==> flow/design.v <==
module pit_counter(
    input             clk,
    input             rst_n,
    input             clock,
    input             gate,
    output reg        out,
    input       [7:0] data_in,
    input             set_control_mode,
    input             latch_count,
    input             latch_status,
    input             write,
    input             read,
    output      [7:0] data_out
);
reg [2:0] mode;
always @(posedge clk) begin
    if(rst_n == 1'b0)         mode <= 3'd2;
    else if(set_control_mode) mode <= data_in[3:1];
end
reg bcd;
always @(posedge clk) begin
    if(rst_n == 1'b0)         bcd <= 1'd0;
    else if(set_control_mode) bcd <= data_in[0];
end
reg [1:0] rw_mode;
always @(posedge clk) begin
    if(rst_n == 1'b0)         rw_mode <= 2'd1;
    else if(set_control_mode) rw_mode <= data_in[5:4];
end
reg [7:0] counter_l;
always @(posedge clk) begin
    if(rst_n == 1'b0)                               counter_l <= 8'd0;
    else if(set_control_mode)                       counter_l <= 8'd0;
    else if(write && rw_mode == 2'd3 && ~msb_write) counter_l <= data_in;
    else if(write && rw_mode == 2'd1)               counter_l <= data_in;
end
reg [7:0] counter_m;
always @(posedge clk) begin
    if(rst_n == 1'b0)                               counter_m <= 8'd0;
    else if(set_control_mode)                       counter_m <= 8'd0;
    else if(write && rw_mode == 2'd3 && msb_write)  counter_m <= data_in;
    else if(write && rw_mode == 2'd2)               counter_m <= data_in;
end
reg [7:0] output_l;
always @(posedge clk) begin
    if(rst_n == 1'b0)                       output_l <= 8'd0;
    else if(latch_count && ~output_latched) output_l <= counter[7:0];
    else if(~output_latched)                output_l <= counter[7:0];
end
reg [7:0] output_m;
always @(posedge clk) begin
    if(rst_n == 1'b0)                       output_m <= 8'd0;
    else if(latch_count && ~output_latched) output_m <= counter[15:8];
    else if(~output_latched)                output_m <= counter[15:8];
end
reg output_latched;
always @(posedge clk) begin
    if(rst_n == 1'b0)                               output_latched <= 1'b0;
    else if(set_control_mode)                       output_latched <= 1'b0;
    else if(latch_count)                            output_latched <= 1'b1;
    else if(read && (rw_mode != 2'd3 || msb_read))  output_latched <= 1'b0;
end
reg null_counter;
always @(posedge clk) begin
    if(rst_n == 1'b0)                                null_counter <= 1'b0;
    else if(set_control_mode)                        null_counter <= 1'b1;
    else if(write && (rw_mode != 2'd3 || msb_write)) null_counter <= 1'b1;
    else if(load)                                    null_counter <= 1'b0;
end
reg msb_write;
always @(posedge clk) begin
    if(rst_n == 1'b0)                       msb_write <= 1'b0;
    else if(set_control_mode)               msb_write <= 1'b0;
    else if(write_pulse && rw_mode == 2'd3) msb_write <= ~msb_write;
end
reg msb_read;
always @(posedge clk) begin
    if(rst_n == 1'b0)                      msb_read <= 1'b0;
    else if(set_control_mode)              msb_read <= 1'b0;
    else if(read_pulse && rw_mode == 2'd3) msb_read <= ~msb_read;
end
reg [7:0] status;
always @(posedge clk) begin
    if(rst_n == 1'b0)                        status <= 8'd0;
    else if(latch_status && ~status_latched) status <= { out, null_counter, rw_mode, mode, bcd };
end
reg status_latched;
always @(posedge clk) begin
    if(rst_n == 1'b0)           status_latched <= 1'b0;
    else if(set_control_mode)   status_latched <= 1'b0;
    else if(latch_status)       status_latched <= 1'b1;
    else if(read)               status_latched <= 1'b0;
end
assign data_out =
    (status_latched)               ? status   :
    (rw_mode == 2'd3 && ~msb_read) ? output_l :
    (rw_mode == 2'd3 &&  msb_read) ? output_m :
    (rw_mode == 2'd1)              ? output_l :
                                     output_m;
reg two_byte_write;
always @(posedge clk) begin
    if(rst_n == 1'b0)                 two_byte_write <= 1'b0;
    else if(write && rw_mode == 2'd3) two_byte_write <= 1'b1;
    else if(set_control_mode || load) two_byte_write <= 1'b0;
end
reg set_control_mode_last;
always @(posedge clk) set_control_mode_last <= set_control_mode;
reg set_control_mode_pulse;
always @(posedge clk) set_control_mode_pulse <= set_control_mode_last & ~set_control_mode;
reg write_last;
always @(posedge clk) write_last <= write;
reg write_pulse;
always @(posedge clk) write_pulse <= write_last & ~write;
reg read_last;
always @(posedge clk) read_last <= read;
reg read_pulse;
always @(posedge clk) read_pulse <= read_last & ~read;
reg clock_last;
always @(posedge clk) clock_last <= clock;
reg clock_pulse;
always @(posedge clk) clock_pulse <= clock_last & ~clock;
reg gate_last;
always @(posedge clk) gate_last <= gate;
reg gate_sampled;
always @(posedge clk) begin
    if(rst_n == 1'b0)             gate_sampled <= 1'b0;
    else if(~clock_last && clock) gate_sampled <= gate;
end
reg trigger;
always @(posedge clk) begin
    if(rst_n == 1'b0)             trigger <= 1'b0;
    else if(~gate_last && gate)   trigger <= 1'b1;
    else if(~clock_last && clock) trigger <= 1'b0;
end
reg trigger_sampled;
always @(posedge clk) begin
    if(rst_n == 1'b0)            trigger_sampled <= 1'b0;
    else if(~clock_last & clock) trigger_sampled <= trigger;
end
always @(posedge clk) begin
    if(rst_n == 1'b0)                                                 out <= 1'b1;
    else if(set_control_mode_pulse && mode      == 3'd0)              out <= 1'b0;
    else if(set_control_mode_pulse && mode      == 3'd1)              out <= 1'b1;
    else if(set_control_mode_pulse && mode[1:0] == 2'd2)              out <= 1'b1;
    else if(set_control_mode_pulse && mode[1:0] == 2'd3)              out <= 1'b1;
    else if(set_control_mode_pulse && mode      == 3'd4)              out <= 1'b1;
    else if(set_control_mode_pulse && mode      == 3'd5)              out <= 1'b1;
    else if(mode      == 3'd0 && (load || two_byte_write))            out <= 1'b0;
    else if(mode      == 3'd0 && counter == 16'd1 && enable)          out <= 1'b1;
    else if(mode      == 3'd1 && load)                                out <= 1'b0;
    else if(mode      == 3'd1 && counter == 16'd1 && enable)          out <= 1'b1;
    else if(mode[1:0] == 2'd2 && ~gate)                               out <= 1'b1;
    else if(mode[1:0] == 2'd2 && load)                                out <= 1'b1;
    else if(mode[1:0] == 2'd2 && counter == 16'd2 && enable)          out <= 1'b0;
    else if(mode[1:0] == 2'd3 && ~gate)                               out <= 1'b1;
    else if(mode[1:0] == 2'd3 && load && loaded && ~trigger_sampled)  out <= ~out;
    else if(mode      == 3'd4 && counter == 16'd1 && enable)          out <= 1'b0;
    else if(mode      == 3'd4 && counter == 16'd0 && enable)          out <= 1'b1;
    else if(mode      == 3'd5 && counter == 16'd1 && enable)          out <= 1'b0;
    else if(mode      == 3'd5 && counter == 16'd0 && enable)          out <= 1'b1;
end
reg written;
always @(posedge clk) begin
    if(rst_n == 1'b0)                                    written <= 1'b0;
    else if(set_control_mode)                            written <= 1'b0;
    else if(write_pulse && rw_mode != 2'd3)              written <= 1'b1;
    else if(write_pulse && rw_mode == 2'd3 && msb_write) written <= 1'b1;
    else if(load)                                        written <= 1'b0;
end
reg control_set;
always @(posedge clk) begin
    if(rst_n == 1'b0)         control_set <= 1'b0;
    else if(set_control_mode) control_set <= 1'b1;
    else if(load)             control_set <= 1'b0;
end
reg loaded;
always @(posedge clk) begin
    if(rst_n == 1'b0)         loaded <= 1'b0;
    else if(set_control_mode) loaded <= 1'b0;
    else if(load)             loaded <= 1'b1;
end
wire load = 
    (mode      == 3'd0 &&   written) ||                  
    clock_pulse && (
    (mode      == 3'd1 &&   trigger_sampled) ||
    (mode[1:0] == 2'd2 && ((written && control_set) || trigger_sampled || (loaded && gate_sampled && counter == 16'd1))) ||
    (mode[1:0] == 2'd3 && ((written && control_set) || trigger_sampled || (loaded && gate_sampled && counter == ((counter_l[0] & out) ? 16'd0 : 16'd2)))) ||
    (mode      == 3'd4 &&   written) ||
    (mode      == 3'd5 && ((written && control_set) || loaded) && trigger_sampled)
);
wire enable = ~load && loaded && clock_pulse && (
    (mode      == 3'd0 && gate_sampled && ~two_byte_write) ||
    (mode      == 3'd1) ||
    (mode[1:0] == 2'd2 && gate_sampled) ||
    (mode[1:0] == 2'd3 && gate_sampled) ||
    (mode      == 3'd4 && gate_sampled) ||
    (mode      == 3'd5)
);
wire [15:0] counter_minus_1 =
    (bcd && !counter[15:0]) ? 16'h9999 :
    (bcd && !counter[11:0]) ? { counter[15:12] - 1'd1, 12'h999 } :
    (bcd && !counter[7:0])  ? { counter[15:8]  - 1'd1,   8'h99 } :
    (bcd && !counter[3:0])  ? { counter[15:4]  - 1'd1,    4'h9 } :
                                counter - 1'd1;
reg [15:0] counter;
always @(posedge clk) begin
    if(rst_n == 1'b0) counter <= 16'd0;
    else if(load)     counter <= {counter_m, counter_l[7:1], counter_l[0] & (mode[1:0] != 2'd3)};
    else if(enable)   counter <= counter_minus_1 - (mode[1:0] == 2'd3);
end
endmodule
module pit(
	input               clk,
	input               rst_n,
	output              irq,
	input       [2:0]   io_address,
	input               io_read,
	output reg  [7:0]   io_readdata,
	input               io_write,
	input       [7:0]   io_writedata,
	output              speaker_out,
	input      [27:0]   clock_rate
);
reg [27:0] clk_rate;
always @(posedge clk) clk_rate <= clock_rate;
reg ce_system_counter;
reg [27:0] sum;
always @(posedge clk) begin : system_counter
	reg [27:0] sum_next;
	sum_next = sum + 28'd2386362;  
	ce_system_counter <= 1'b0;
	if(rst_n == 1'b0) sum <= 28'd0;
	else if(sum_next >= clk_rate) begin
		sum <= sum_next - clk_rate;
		ce_system_counter <= 1'b1;
	end
	else sum <= sum_next;
end
reg system_clock;
always @(posedge clk) begin
    if(rst_n == 1'b0)           system_clock <= 1'b0;
    else if(ce_system_counter)  system_clock <= ~system_clock;
end
always @(posedge clk) if(io_read) io_readdata <=
    (io_read && io_address == 0) ? counter_0_readdata :
    (io_read && io_address == 1) ? counter_1_readdata :
    (io_read && io_address == 2) ? counter_2_readdata :
    (io_read && io_address[2])   ? { 2'b0, spk_out, counter_1_toggle, 2'b0, speaker_enable, speaker_gate } :
                                     8'd0;  
reg [5:0] counter_1_cnt;
always @(posedge clk) begin
    if(rst_n == 1'b0)                                       counter_1_cnt <= 6'd0;
    else if(ce_system_counter && counter_1_cnt == 6'd35)    counter_1_cnt <= 6'd0;
    else if(ce_system_counter)                              counter_1_cnt <= counter_1_cnt + 6'd1;
end
reg counter_1_toggle;
always @(posedge clk) begin
    if(rst_n == 1'b0)                                       counter_1_toggle <= 1'b0;
    else if(ce_system_counter && counter_1_cnt == 6'd35)    counter_1_toggle <= ~(counter_1_toggle);
end
reg speaker_gate;
always @(posedge clk) begin
    if(rst_n == 1'b0)                  speaker_gate <= 1'b0;
    else if(io_write && io_address[2]) speaker_gate <= io_writedata[0];
end
reg speaker_enable;
always @(posedge clk) begin
    if(rst_n == 1'b0)                  speaker_enable <= 1'b0;
    else if(io_write && io_address[2]) speaker_enable <= io_writedata[1];
end
assign speaker_out = spk_out & speaker_enable;
wire [7:0] counter_0_readdata;
wire [7:0] counter_1_readdata;
wire [7:0] counter_2_readdata;
pit_counter pit_counter_0(
    .clk                (clk),
    .rst_n              (rst_n),
    .clock              (system_clock),      
    .gate               (1'b1),              
    .out                (irq),               
    .data_in            (io_writedata),                                                                                                                                       
    .set_control_mode   (io_write && io_address == 3 && io_writedata[7:6] == 2'b00 && io_writedata[5:4] != 2'b00),                                                            
    .latch_count        (io_write && io_address == 3 && ((io_writedata[7:6] == 2'b00 && io_writedata[5:4] == 2'b00) || (io_writedata[7:5] == 3'b110 && io_writedata[1]))),    
    .latch_status       (io_write && io_address == 3 && io_writedata[7:6] == 2'b11 && io_writedata[4] == 1'b0 && io_writedata[1]),                                            
    .write              (io_write && io_address == 0),                                                                                                                        
    .read               (io_read  && io_address == 0),                                                                                                                        
    .data_out           (counter_0_readdata)     
);
pit_counter pit_counter_1(
    .clk                (clk),
    .rst_n              (rst_n),
    .clock              (system_clock),      
    .gate               (1'b1),              
    /*verilator lint_off PINNOCONNECT*/
    .out                (),                  
    /*verilator lint_on PINNOCONNECT*/
    .data_in            (io_writedata),                                                                                                                                       
    .set_control_mode   (io_write && io_address == 3 && io_writedata[7:6] == 2'b01 && io_writedata[5:4] != 2'b00),                                                            
    .latch_count        (io_write && io_address == 3 && ((io_writedata[7:6] == 2'b01 && io_writedata[5:4] == 2'b00) || (io_writedata[7:5] == 3'b110 && io_writedata[2]))),    
    .latch_status       (io_write && io_address == 3 && io_writedata[7:6] == 2'b11 && io_writedata[4] == 1'b0 && io_writedata[2]),                                            
    .write              (io_write && io_address == 1),                                                                                                                        
    .read               (io_read  && io_address == 1),                                                                                                                        
    .data_out           (counter_1_readdata)     
);
wire spk_out;
pit_counter pit_counter_2(
    .clk                (clk),
    .rst_n              (rst_n),
    .clock              (system_clock),      
    .gate               (speaker_gate),      
    .out                (spk_out),           
    .data_in            (io_writedata),                                                                                                                                       
    .set_control_mode   (io_write && io_address == 3 && io_writedata[7:6] == 2'b10 && io_writedata[5:4] != 2'b00),                                                            
    .latch_count        (io_write && io_address == 3 && ((io_writedata[7:6] == 2'b10 && io_writedata[5:4] == 2'b00) || (io_writedata[7:5] == 3'b110 && io_writedata[3]))),    
    .latch_status       (io_write && io_address == 3 && io_writedata[7:6] == 2'b11 && io_writedata[4] == 1'b0 && io_writedata[3]),                                            
    .write              (io_write && io_address == 2),                                                                                                                        
    .read               (io_read  && io_address == 2),                                                                                                                        
    .data_out           (counter_2_readdata)     
);
endmodule
## Tool chain data of pit

What the tools print for pit, step after step.
Lines are those of the file above, counted from 1.
Cell names lack the library's common part.
The mark -- stands for no value.

| set-up | value |
|---|---|
| top module | pit |
| clock port | clk |
| cell library | sky130hd |
| library corner | tt_025C_1v80 |

## Word level

Source: Yosys, flattened and elaborated, memories not mapped. Widths are those after wreduce. Registers that Yosys merges into a memory's read port (data or address) are not register bits. Print and check cells do not count.

| word-level totals | value |
|---|---|
| flip-flop bits (word level) | 318 |
| output and inout port bits | 10 |
| elaborated cells | 716 |

| operators by class | value |
|---|---|
| add/sub/neg operators | 18 |
| order comparisons | 1 |
| eq/ne operators | 53 |
| multiplexer cells | 154 |
| bitwise operators | 57 |
| reductions and logical operators | 340 |

Operators with widths:

| cell | number |
|---|---|
| 2-to-1 mux 8 bit | 39 |
| 2-to-1 mux 16 bit | 18 |
| logical AND 1 bit | 229 |
| 2-to-1 mux 1 bit | 92 |
| logical OR 1 bit | 57 |
| subtractor 16 x 1 -> 16 bit | 3 |
| subtractor 16 x 1 -> 16 bit with constant B | 3 |
| == test 16 x 1 -> 1 bit with constant B | 3 |
| == test 16 bit | 3 |
| == test 16 x 2 -> 1 bit with constant B | 3 |
| logical NOT 16 bit | 3 |
| nonzero test 2 bit | 23 |
| NOT 1 bit | 39 |
| subtractor 12 x 1 -> 12 bit with constant B | 3 |
| logical NOT 12 bit | 3 |
| nonzero test 17 bit | 2 |
| == test 2 bit with constant B | 17 |
| adder 28 x 22 -> 28 bit with constant B | 1 |
| subtractor 28 bit | 1 |
| >= comparator 28 bit | 1 |
| 2-to-1 mux 28 bit | 1 |
| subtractor 8 x 1 -> 8 bit with constant B | 3 |
| logical NOT 8 bit | 3 |
| == test 3 bit with constant B | 7 |
| nonzero test 19 bit | 1 |
| bitwise AND 1 bit | 18 |
| inequality test 2 bit with constant B | 9 |
| nonzero test 3 bit | 6 |

Not listed: further kinds 12, cells in them 32.

## Depth

Longest topological path by Yosys (ltp), each cell counted once; first at word level (registers and memories cut), then after technology mapping (sequential cells cut; the memories' decode and read muxes count).

| logic depth | value |
|---|---|
| depth in word-level cells | 35 |
| ABC_AREA | 0 |
| gate-level depth with buffers | 18 |

## Mapped cells and area

Source: synth_stat.txt of the flow (Yosys; design flattened, memories mapped). It holds for the ABC_AREA given above (unset counts as 0); a run with the other value may have another netlist.
Totals and module areas in this step are rounded.

| synthesis totals | value |
|---|---|
| cell count | 2162 |
| mapped area | 17400 um2 |
| mapped flip-flops | 316 |

Cell types:

| cell type | number | total area (um2) |
|---|---|---|
| dfxtp_1 | 308 | 6.17E+03 |
| mux2i_1 | 144 | 1.44E+03 |
| nor2_1 | 261 | 979.69 |
| nand2_1 | 224 | 840.806 |
| a21oi_1 | 157 | 785.754 |
| ha_1 | 58 | 725.696 |
| o21ai_0 | 125 | 625.6 |
| xnor2_1 | 52 | 455.437 |
| clkbuf_1 | 108 | 405.389 |
| nand3_1 | 71 | 355.341 |
| xor2_1 | 39 | 341.578 |
| inv_1 | 83 | 311.549 |
| nor3_1 | 51 | 255.245 |
| edfxtp_1 | 8 | 240.23 |
| nor2b_1 | 32 | 200.192 |
| o211ai_1 | 23 | 172.666 |
| nand2b_1 | 26 | 162.656 |
| nand4_1 | 26 | 162.656 |

Other cell types: 67; their cells: 366.
The figures by module come from a second, unflattened synthesis with its own total; it is not the netlist above.

| second synthesis, totals | value |
|---|---|
| cell total of the unflattened synthesis | 2291 |
| area (unflattened synthesis) | 19200 um2 |

Rows give one instance, submodules left out.

By module:

| module | times used | cells | area (um2) | seq. area (um2) |
|---|---|---|---|---|
| pit_counter | 3 | 579 | 4860 | 1680 |
| pit | 1 | 554 | 4620 | 1580 |

## Worst setup path after synthesis

OpenSTA on the mapped netlist: ideal clock, no wires. The path of least setup slack (recovery checks aside). Input and output delay are each 20% of the period. Register names are those of the netlist, which keeps one name where synthesis merged equal registers.

| path after synthesis | value |
|---|---|
| kind | reg2reg |
| start | register sum[1] |
| end | register sum[26] |
| clock period | 10000 ps |
| library setup time | 116 ps |
| time at the first pin | 0 ps |
| arrival time | 3764 ps |
| required time | 9884 ps |
| slack | 6120 ps |
| delay of the path | 3880 ps |
| driving pins on the path | 17 |
| synthesis period reached | 3880 ps |

"delay of the path" = arrival - input delay + setup time.
"driving pins on the path": output pins that drive a net of the path, with the launching flip-flop's if there is one; two outputs of one cell count as two.
"synthesis period reached" = period - worst setup slack (recovery checks aside). The figure is calculated, with input and output delays left at 20% of the set period.
The rows between start and end are the longest chain of elaborated cells between them; the timing report does not say that the signal goes this way. Where chains are equally long, one stands for them.
Each line given opens the expression or statement behind the cell; cells for indexed reads and writes are added by Yosys, which also makes memories of some case tables.
A register here has more assigning lines than the two given.

| on the way, after synthesis | value |
|---|---|
| path through | dfxtp_1 -> ha_1 -> o41ai_1 -> a21oi_1 -> o221a_2 -> or2_1 -> nand4_1 -> xnor2_1 -> ha_1 -> a21o_1 -> a21o_1 -> a21oi_1 -> o21ai_0 -> a21oi_1 -> inv_1 -> clkbuf_1 -> o211a_1 |
| cells in the longest elaborated chain | 3 |
| elaborated cells between the ends (all ways) | 4 |
| source lines of those cells | 3 |

Ends and longest elaborated chain, after synthesis:

| element | RTL line | source |
|---|---|---|
| start, declared | 227 | `reg [27:0] sum;` |
| start, assigned | 234 | `sum <= sum_next - clk_rate;` |
| start, assigned | 237 | `else sum <= sum_next;` |
| adder 28 x 22 -> 28 bit | 230 | `sum_next = sum + 28'd2386362;` |
| subtractor 28 bit | 234 |  |
| 2-to-1 mux 28 bit | 233 | `else if(sum_next >= clk_rate) begin` |
| end, assigned | 234 |  |
| end, assigned | 237 |  |
| end, declared | 227 |  |

## Path in the finished layout

Path of least setup slack in the final report of flow run 1 (OpenROAD, finished layout, wires in). Where an end is a register, its clock arrival counts in the times.
The report prints the path's times to 10 ps; the period is as set.

| path after layout | value |
|---|---|
| kind | reg2reg |
| start | register sum[1] |
| end | register sum[22] |
| clock period | 5470 ps |
| library setup time | 110 ps |
| time at the first pin | 520 ps |
| arrival time | 5060 ps |
| required time | 5890 ps |
| slack | 830 ps |
| driving pins on the path | 17 |

The rows between start and end are the longest chain of elaborated cells between them; the timing report does not say that the signal goes this way. Where chains are equally long, one stands for them.
A register here has more assigning lines than the two given.

| on the way, after layout | value |
|---|---|
| path through | dfxtp_1 -> ha_1 -> o41ai_1 -> a21oi_1 -> o21ai_0 -> nand2_1 -> nand3_1 -> xnor2_1 -> ha_1 -> nand4_1 -> nor3_1 -> and3_1 -> nand3b_1 -> a21oi_2 -> inv_1 -> nor2_1 -> a22o_1 |
| cells in the longest elaborated chain | 3 |
| elaborated cells between the ends (all ways) | 4 |
| source lines of those cells | 3 |

Ends and longest elaborated chain, after layout:

| element | RTL line | source |
|---|---|---|
| start, declared | 227 | `reg [27:0] sum;` |
| start, assigned | 234 | `sum <= sum_next - clk_rate;` |
| start, assigned | 237 | `else sum <= sum_next;` |
| adder 28 x 22 -> 28 bit | 230 | `sum_next = sum + 28'd2386362;` |
| subtractor 28 bit | 234 |  |
| 2-to-1 mux 28 bit | 233 | `else if(sum_next >= clk_rate) begin` |
| end, assigned | 234 |  |
| end, assigned | 237 |  |
| end, declared | 227 |  |

pit through Yosys and OpenROAD on sky130hd: 3 stored runs, unordered, with their settings and measured results. The constraints put input and output delay at 20% of the set period each and load the outputs with 0.01 pF.
"achieved period": clock period set for the run, less the worst setup slack. It is reckoned from that one timing run; input and output delays stay at 20% of the period that was set.
"time of the worst setup path": the worst setup path's part of the clock period (all of it between registers, 20% less for each end at a port) less its slack. A launch clock that arrives late makes it longer, a capture clock that arrives late makes it shorter.
"power consumption": no workload was simulated; the value follows from the tool's default switching activity.
"time of the worst setup path" is given in steps of 10 ps.
The results are shown rounded.
Settings: . = not set for that run.

| setting or result | flow run 1 | flow run 2 | flow run 3 |
|---|---|---|---|
| CORE_UTILIZATION | 40 | 60 | 69 |
| period_ns | 5.47 | 9.58 | 7.11 |
| CAP_MARGIN | 20 | 10 | 20 |
| CORE_MARGIN | 2 | 2 | 2 |
| SLEW_MARGIN | 20 | 0 | 30 |
| ABC_AREA | . | 1 | . |
| CORE_ASPECT_RATIO | . | 0.92 | . |
| CTS_CLUSTER_DIAMETER | . | 254 | . |
| CTS_CLUSTER_SIZE | . | 34 | . |
| HOLD_SLACK_MARGIN | . | 0.17 | . |
| MAX_ROUTING_LAYER | . | met4 | . |
| MIN_ROUTING_LAYER | . | met1 | . |
| PLACE_DENSITY_LB_ADDON | . | 0.03 | 0.17 |
| TNS_END_PERCENT | . | 5 | . |
| CELL_PAD_IN_SITES_GLOBAL_PLACEMENT | . | . | 0 |
| GPL_ROUTABILITY_DRIVEN | . | . | 1 |
| GPL_TIMING_DRIVEN | . | . | 1 |
| SETUP_SLACK_MARGIN | . | . | 0.71 |
| standard-cell area after layout (um2) | 19600 | 18600 | 19300 |
| power consumption (mW) | 6.88 | 3.23 | 5.46 |
| utilization in the final report | 0.456 | 0.653 | 0.775 |
| netlist area reported by Yosys (um2) | 17400 | 17500 | 17400 |
| total die area (um2) | 45300 | 30600 | 26600 |
| time of the worst setup path (ps) | 4640 | 4490 | 4840 |
| critical path kind | reg2reg | reg2reg | reg2reg |
| achieved period (ps) | 4637 | 4492 | 4842 |
| smallest setup slack (ps) | 833 | 5090 | 2270 |
| final worst hold slack (ps) | 407 | 413 | 415 |
| setup total negative slack (ps) | 0 | 0 | 0 |
